==> flow/design.v <==
`timescale 1ns / 1ps
module Module_of_number
#(   
    parameter W_IN = 26,
    parameter W_OUT = 27
) (
    input  wire [W_IN -1:0 ] Input_a,
    input  wire [W_IN -1:0 ] Input_b,
    output wire [W_OUT-1:0 ] Output
);
wire  sign_a ;
wire  sign_b ;    
reg   [W_IN-1:0] module_a; 
reg   [W_IN-1:0] module_b;
assign  sign_a = Input_a[W_IN-1];
assign  sign_b = Input_b[W_IN-1];
always @* begin : async_proc
    case (sign_a)
        1'b0 : module_a =  Input_a;
        1'b1 : module_a = -Input_a;
    endcase
    case (sign_b)
        1'b0 : module_b =  Input_b;
        1'b1 : module_b = -Input_b;
    endcase
end
assign Output  = module_a + module_b;
endmodule
`timescale 1ns / 1ps
module EMA_Module
#(   
    parameter BWIDTH = 13,
    parameter DWIDTH = 27,
    parameter OUTWIDTH = 48   
) (
    input  wire clk,
    input  wire rst,
    input  wire [BWIDTH-1:0     ] Filter_Coefficient,
    input  wire [DWIDTH-1:0     ] Port_Data,
    input  wire                   Valid,
    output wire                   Valid_out_ema,
    output wire [OUTWIDTH-1:0   ] Filter_Out
);
reg        [DWIDTH-1:0]   Data;
reg        [BWIDTH-1:0]   Coeff_2;
reg        [BWIDTH-1:0]   Coeff_1;
reg signed [DWIDTH-1:0]   Pread; 
reg signed [OUTWIDTH-1:0] accum;
reg signed [OUTWIDTH-1:0] c;
reg Valid_1,Valid_2,Valid_3;
wire signed [DWIDTH+6:0] accum_shift ;
wire signed [DWIDTH-1:0] accum_raunding ;
assign accum_shift    = accum[OUTWIDTH-1:14   ];  
assign accum_raunding = accum_shift[DWIDTH-1:0];  
always @(posedge clk) begin
  if (rst) begin
    Data    <= 0;
    Coeff_1 <= 0;
    Coeff_2 <= 0;
    Pread   <= 0;
    accum   <= 0;
    c       <= 0;
    Valid_1 <= 1'b0;
    Valid_2 <= 1'b0;
    Valid_3 <= 1'b0;
  end else begin
    Valid_1 <= Valid;
    if (Valid) begin
        Data    <= Port_Data;
    end
    Coeff_1 <= Filter_Coefficient;
    Valid_2 <= Valid_1;
    Pread   <= $signed({1'b0,Data})  - accum_raunding;  
    Coeff_2 <= Coeff_1;
    if (Valid_2) begin
        accum   <= $signed({{5{1'b0}},Coeff_2}) * Pread + c;
        Valid_3 <= Valid_2;
    end
    if (Valid_3) begin
        c     <= accum;
    end
  end
end
assign Filter_Out = accum;
assign Valid_out_ema  = Valid_2;
endmodule
`timescale 1ns / 1ps
module Error
#(   
    parameter BWIDTH = 13,
    parameter AWIDTH = 27,
    parameter DWIDTH = 8,
    parameter OUTWIDTH = 48   
) (
    input  wire clk,
    input  wire rst,
    input  wire [BWIDTH-1:0     ] Error_Coefficient,
    input  wire [AWIDTH-1:0     ] Port_Data_A,
    input  wire [DWIDTH-1:0     ] R_level,
    input  wire                   Valid,
    output wire                   Valid_out_error,
    output wire [OUTWIDTH-1:0   ] Error_Out
);
reg signed [AWIDTH-1:0]   Data;
reg        [BWIDTH-1:0]   Coeff_2;
reg        [BWIDTH-1:0]   Coeff_1;
reg signed [DWIDTH-1:0]   Pread;
reg        [DWIDTH-1:0]   R_trig; 
reg signed [OUTWIDTH-1:0] accum;
reg signed [OUTWIDTH-1:0] c;
reg Valid_1,Valid_2;
always @(posedge clk) begin
  if (rst) begin
	R_trig  <= 0;
	Valid_1 <= 1'b0;
	Coeff_1 <= 0;
	Data    <= 0;
	Pread   <= 0;
	Valid_2 <= 1'b0;
	Coeff_2 <= 0;
	accum   <= 0;
	c       <= 0;
  end else begin
	R_trig  <= R_level;
	Valid_1 <= Valid;
	Coeff_1 <= Error_Coefficient;
	Data    <= Port_Data_A;
    Pread   <= $signed({1'b0,R_trig})  - Data;
	Valid_2 <= Valid_1;
	Coeff_2 <= Coeff_1;
	if (Valid_2) begin
		accum <= $signed({{5{1'b0}},Coeff_2}) * Pread + c;
	end
	c <= accum;
  end
end
assign Valid_out_error = Valid_2;
assign Error_Out = accum;
endmodule
`timescale 1ns / 1ps
module Test1
    #(   
    parameter W_IN        = 16,
    parameter W_IN_MODULE = 26,
    parameter BWIDTH      = 18,
    parameter FILTERWIDTH = 13,
    parameter AWIDTH      = 30,
    parameter DWIDTH      = 27,
    parameter DFWIDTH     = 18,
    parameter RWIDTH      = 8,
    parameter RFWIDTH     = 6,
    parameter DSPWIDTH    = 48,
    parameter MULTWIDTH   = DWIDTH + W_IN ,
    parameter RZEROS      = DFWIDTH - RFWIDTH,
    parameter W_OUT       = 16
) (
    input  wire clk,
    input  wire rst,
    input  wire [W_IN -1:0  	] s_chans_dataI,
    input  wire [W_IN -1:0  	] s_chans_dataQ,
    input  wire              	  s_chans_valid,
    input  wire [FILTERWIDTH-1:0] Filter_Coefficient,
    input  wire [FILTERWIDTH-1:0] Error_Coefficient,
    input  wire [RWIDTH-1:0     ] R_level,
    output wire              	  Valid_Out,
    output wire [W_IN_MODULE-1:0] OutputI,
    output wire [W_IN_MODULE-1:0] OutputQ
);
wire        [W_IN_MODULE:0] Module_Out;  
wire signed [DSPWIDTH-1:0 ] EMA_Out ;    
wire signed [DWIDTH+6:0   ] EMA_Out_Shift;  
wire signed [DWIDTH-1:0   ] EMA_Out_Round;  
wire        [DWIDTH-1:0   ] R_with_zeros;
wire signed [DSPWIDTH-1:0 ] Error_Out ;
wire signed [DWIDTH+6:0   ] Error_Out_Shift;  
wire signed [DWIDTH-1:0   ] Error_Out_Round;  
wire valid_connection,valid_error,valid_out_error;
reg   [0:0]  Valid_1,Valid_2;
reg  signed [W_IN-1:0       ] received_Qsignal;
reg  signed [W_IN-1:0       ] received_Isignal;
reg  signed [MULTWIDTH-1:0  ] first_Qmult;
reg  signed [MULTWIDTH-1:0  ] first_Imult;
wire signed [W_IN_MODULE-1:0] first_Qmult_round ;
wire signed [W_IN_MODULE-1:0] first_Imult_round ;
wire signed [W_IN-1:0       ] Satureted_real;
wire signed [W_IN-1:0       ] Satureted_imag;
reg  signed [W_IN_MODULE-1:0] Q_out_reg;
reg  signed [W_IN_MODULE-1:0] I_out_reg;
    assign Valid_Out  = valid_out_error;
    assign OutputQ    = Q_out_reg;
    assign OutputI    = I_out_reg;
always @(posedge clk) begin
  if (rst) begin
    received_Isignal <= 0;
    received_Qsignal <= 0;
    first_Imult      <= 0;
    first_Qmult      <= 0;
    Valid_1          <= 1'b0;
    Valid_2          <= 1'b0;
    I_out_reg        <= 0;
    Q_out_reg        <= 0;
  end else begin
    if(s_chans_valid) begin
        received_Isignal <= s_chans_dataI;  
        received_Qsignal <= s_chans_dataQ;  
    end
    first_Imult <= received_Isignal * Error_Out_Round;  
    first_Qmult <= received_Qsignal * Error_Out_Round;  
    Valid_1     <= s_chans_valid;
    Valid_2     <= Valid_1;
    if (Valid_Out)begin
        I_out_reg     <= first_Imult_round;  
        Q_out_reg     <= first_Qmult_round;  
    end
  end
 end
assign EMA_Out_Shift = EMA_Out[DSPWIDTH-1:14];  
assign EMA_Out_Round = EMA_Out_Shift[DWIDTH-1:0];  
assign R_with_zeros = {R_level,{RZEROS{1'b0}}};
assign Error_Out_Shift = Error_Out[DSPWIDTH-1:10];  
assign Error_Out_Round = Error_Out_Shift[DWIDTH-1:0];  
assign first_Imult_round = first_Imult[MULTWIDTH-1:17];  
assign first_Qmult_round = first_Qmult[MULTWIDTH-1:17];  
    Module_of_number #(
        .W_IN(W_IN_MODULE),  
        .W_OUT(W_IN_MODULE+1)  
    ) inst_Module_of_number (
        .Input_a   (first_Imult_round),
        .Input_b   (first_Qmult_round),
        .Output    (Module_Out)
    );
    EMA_Module #(
        .BWIDTH(FILTERWIDTH),  
        .DWIDTH(DWIDTH),  
        .OUTWIDTH(DSPWIDTH) 
    ) inst_EMA_Module (
        .clk  (clk),
        .rst  (rst),
        .Filter_Coefficient (Filter_Coefficient),
        .Port_Data (Module_Out) ,
        .Valid (Valid_2),
        .Valid_out_ema (valid_error),
        .Filter_Out (EMA_Out)
    );
    Error #(
        .BWIDTH(FILTERWIDTH),
        .AWIDTH(DWIDTH),
        .DWIDTH(DWIDTH),
        .OUTWIDTH(DSPWIDTH)
    ) inst_Error (
        .clk               (clk),
        .rst               (rst),
        .Error_Coefficient (Error_Coefficient),
        .Port_Data_A       (EMA_Out_Round),
        .R_level           (R_with_zeros),
        .Valid             (valid_error),
        .Valid_out_error   (valid_out_error),
        .Error_Out         (Error_Out)
    );
endmodule
From RTL to reports: Test1
The steps from the RTL of Test1 to its reports follow in flow order.
Lines are those of the file above, counted from 1.
Cell names lack the library's common part.
{ "setup": {"top_module": "Test1", "clock": "clk", "lib": "sky130hd", "pvt_corner": "tt_025C_1v80"} }

After elaboration
Source: Yosys, flattened and elaborated, memories not mapped. Widths are those after wreduce; folded enables and synchronous resets count as part of the registers. Registers that Yosys merges into a memory's read port (data or address) are not register bits. Print and check cells do not count. Equal cells are merged and count once.
{ "word_totals": {"wordCells": 41, "in_bits": 69, "regBits": 537, "out_inout_bits": 53} }
{ "op_classes": {"multipliers": 4, "mux": 2, "add_sub_neg": 7, "logic": 2} }
{ "op_table": {"columns": ["cell", "n"], "rows": [
  ["multiplier 16 x 27 -> 43 bit", 2],
  ["multiplier 14 x 27 -> 41 bit", 2],
  ["case mux 26 bit (select 2 bit)", 2],
  ["adder 48 bit", 2],
  ["negator 26 bit", 2],
  ["subtractor 21 x 27 -> 27 bit", 1],
  ["adder 26 x 26 -> 27 bit", 1],
  ["subtractor 27 bit", 1],
  ["inverter 1 bit", 2]
]} }

Depth
Longest topological path by Yosys (ltp), each cell counted once; first at word level (registers and memories cut), then after technology mapping (sequential cells cut; the memories' decode and read muxes count).
{ "depth": {"word_depth": 3, "ABC_AREA": 1, "mapped_depth": 43, "mapped_depth_nobuf": 41} }

After synthesis
The flow's flattened synthesis, as Yosys stat reports it; memories are mapped. The netlist is that of the ABC_AREA named above (0 if unset); the other value can give another one.
{ "types": {"columns": ["cell", "n", "type_area_um2"], "rows": [
  ["fa_1", 1455, 2.91E+04],
  ["inv_1", 2954, 1.11E+04],
  ["nand2_1", 2499, 9.38E+03],
  ["dfxtp_1", 467, 9.35E+03],
  ["ha_1", 530, 6631.36],
  ["nor2_1", 839, 3149.27],
  ["a21oi_1", 523, 2617.51],
  ["o21ai_0", 405, 2.03E+03],
  ["clkbuf_1", 314, 1178.63],
  ["nand3_1", 228, 1.14E+03],
  ["xor2_1", 114, 998.458],
  ["xnor2_1", 72, 630.605],
  ["o21a_1", 47, 352.838],
  ["a21o_1", 45, 337.824],
  ["o21bai_1", 42, 315.302],
  ["nand4_1", 50, 312.8],
  ["nor3_1", 60, 300.288],
  ["buf_1", 78, 292.781]
]} }
Other cell types: 56; their cells: 283.
{ "mapped": {"buf_cells": 411, "seqArea_um2": 9349.0, "ff_cells": 467, "synth_area_um2": 81279.2, "stdcells": 11005} }

Worst setup path after synthesis
Path of least setup slack by OpenSTA after synthesis, without wires, with an ideal clock, recovery checks aside; 20% of the period is set as input and as output delay. Where synthesis merged equal registers, the netlist keeps one of their names.
{ "synth_path": {"path_type": "flip-flop to flip-flop", "startpoint": "register inst_EMA_Module.Coeff_2[2]", "endpoint": "register inst_EMA_Module.accum[37]", "period_ns": 10.0, "setup_time_ns": 0.115, "launch_ns": 0.000, "driving_pins": 40, "path_delay_ns": 6.841, "setup_slack_ns": 3.159, "path_buffers": 2, "t_arrival_ns": 6.726, "required_ns": 9.885, "period_less_setup_slack_ns": 6.841} }
"path_delay_ns" is the arrival time less input delay plus setup time.
"driving_pins" counts driving pins, that of a launching flip-flop among them; a cell with two outputs on the path counts twice.
"period_less_setup_slack_ns" is the clock period less the worst setup slack; recovery checks do not enter. This is arithmetic on one report: input and output delays are still those of the set period (20% each).
Between the ends stands the longest chain of elaborated cells between them, by number of cells; it is not shown to be the way that was timed. Of several equally long chains one is given.
Each line given opens the expression or statement behind the cell; cells for indexed reads and writes are added by Yosys, which also makes memories of some case tables.
{ "synth_via": {"cell_sequence": "dfxtp_1 > clkbuf_1 > clkbuf_1 > nand2_1 > inv_1 > fa_1 > inv_1 > fa_1 > inv_1 > fa_1 > inv_1 > fa_1 > inv_1 > fa_1 > inv_1 > fa_1 > inv_1 > ha_1 > [... 4 more ...] > a21oi_1 > o21ai_1 > nand2_1 > nand2_1 > nand2_1 > nand2_1 > ha_1 > nand2_1 > nor2_1 > inv_2 > nor2_1 > inv_1 > nor3_1 > nand4_1 > nand3_1 > nor2_1 > o22ai_1 > inv_1", "elab_chain_cells": 2, "cells_between": 2, "cone_lines": 1, "cone_classes": "add/sub: 1; mul: 1"} }
{ "synth_lines": {"columns": ["element", "line_no", "source"], "rows": [
  ["from (decl)", 45, "reg        [BWIDTH-1:0]   Coeff_2;"],
  ["from (assign)", 59, "Coeff_2 <= 0;"],
  ["from (assign)", 74, "Coeff_2 <= Coeff_1;"],
  ["multiplier 14 x 27 -> 41 bit", 76, "accum   <= $signed({{5{1'b0}},Coeff_2}) * Pread + c;"],
  ["adder 48 bit", 76, null],
  ["to (assign)", 61, "accum   <= 0;"],
  ["to (assign)", 76, null],
  ["to (decl)", 48, "reg signed [OUTWIDTH-1:0] accum;"]
]} }

Timing after layout
Path of least setup slack in the final report of run B (OpenROAD, finished layout, wires in). Where an end is a register, its clock arrival counts in the times.
{ "layout_path": {"path_type": "flip-flop to flip-flop", "startpoint": "register inst_EMA_Module.Coeff_2[4]", "endpoint": "register inst_EMA_Module.accum[38]", "t_arrival_ns": 8.02, "driving_pins": 39, "launch_ns": 0.78, "setup_slack_ns": 0.22, "period_ns": 7.54, "setup_time_ns": 0.10, "path_buffers": 4, "required_ns": 8.24} }
Between the ends stands the longest chain of elaborated cells between them, by number of cells; it is not shown to be the way that was timed. Of several equally long chains one is given.
{ "layout_via": {"cell_sequence": "dfxtp_4 > buf_4 > clkbuf_16 > nand2_1 > inv_1 > fa_1 > inv_1 > fa_1 > inv_2 > fa_1 > fa_2 > fa_1 > inv_1 > fa_1 > inv_1 > ha_4 > nand2_4 > nor2_4 > [... 3 more ...] > o21ai_2 > nand2_1 > buf_4 > nand3_1 > nand2_2 > ha_4 > buf_4 > nand2_2 > nor2_1 > inv_1 > nor2_2 > inv_2 > nor4_4 > nand3b_1 > nand4_1 > nand3_1 > nand2_1 > inv_1", "elab_chain_cells": 2, "cells_between": 2, "cone_lines": 1, "cone_classes": "add/sub: 1; mul: 1"} }
{ "layout_lines": {"columns": ["element", "line_no", "source"], "rows": [
  ["from (decl)", 45, "reg        [BWIDTH-1:0]   Coeff_2;"],
  ["from (assign)", 59, "Coeff_2 <= 0;"],
  ["from (assign)", 74, "Coeff_2 <= Coeff_1;"],
  ["multiplier 14 x 27 -> 41 bit", 76, "accum   <= $signed({{5{1'b0}},Coeff_2}) * Pread + c;"],
  ["adder 48 bit", 76, null],
  ["to (assign)", 61, "accum   <= 0;"],
  ["to (assign)", 76, null],
  ["to (decl)", 48, "reg signed [OUTWIDTH-1:0] accum;"]
]} }

Data sheet: physical implementation of Test1

Test1 through Yosys and OpenROAD on sky130hd: 3 stored runs, unordered, with their settings and measured results. The constraints put input and output delay at 20% of the set period each and load the outputs with 0.01 pF.
"achieved clock period (ns)": clock period set for the run, less the worst setup slack. It is reckoned from that one timing run; input and output delays stay at 20% of the period that was set.
"finish__power__total": no workload was simulated; the value follows from the tool's default switching activity.

settings of run A
{
  "CELL_PAD_IN_SITES_DETAIL_PLACEMENT": 2,
  "CELL_PAD_IN_SITES_GLOBAL_PLACEMENT": 3,
  "CORE_UTILIZATION": 59,
  "CTS_CLUSTER_SIZE": 66,
  "PLACE_DENSITY_LB_ADDON": 0.05,
  "period_ns": 6.63,
  "CAP_MARGIN": 20,
  "CORE_MARGIN": 2,
  "SLEW_MARGIN": 20
}
report of run A: did not finish, place, FLW-0024

settings of run B
{
  "ABC_AREA": 1,
  "CAP_MARGIN": 40,
  "CORE_MARGIN": 7,
  "CORE_UTILIZATION": 18,
  "CTS_CLUSTER_DIAMETER": 100,
  "CTS_CLUSTER_SIZE": 26,
  "GPL_ROUTABILITY_DRIVEN": 1,
  "MAX_ROUTING_LAYER": "met4",
  "MIN_ROUTING_LAYER": "met2",
  "PLACE_DENSITY_LB_ADDON": 0.06,
  "TNS_END_PERCENT": 100,
  "period_ns": 7.54,
  "SLEW_MARGIN": 20
}
report of run B
yosys chip area after synthesis (um^2): 81279.2
finish__design__die__area: 470562.0
finish__design__instance__utilization: 0.2314
finish__timing__setup__ws: 0.221
finish__timing__hold__ws: 0.389
finish__power__total: 1.359e-02
achieved clock period (ns): 7.319

settings of run C
{
  "ABC_AREA": 0,
  "CAP_MARGIN": 0,
  "CORE_ASPECT_RATIO": 1.02,
  "CORE_UTILIZATION": 63,
  "MIN_ROUTING_LAYER": "met1",
  "PLACE_DENSITY_LB_ADDON": 0.11,
  "SLEW_MARGIN": 10,
  "period_ns": 7.79,
  "CORE_MARGIN": 2
}
report of run C
yosys chip area after synthesis (um^2): 74338.8
finish__design__die__area: 120762.0
finish__design__instance__utilization: 0.7216
finish__timing__setup__ws: -0.306
finish__timing__hold__ws: 0.400
finish__power__total: 1.061e-02
achieved clock period (ns): 8.096
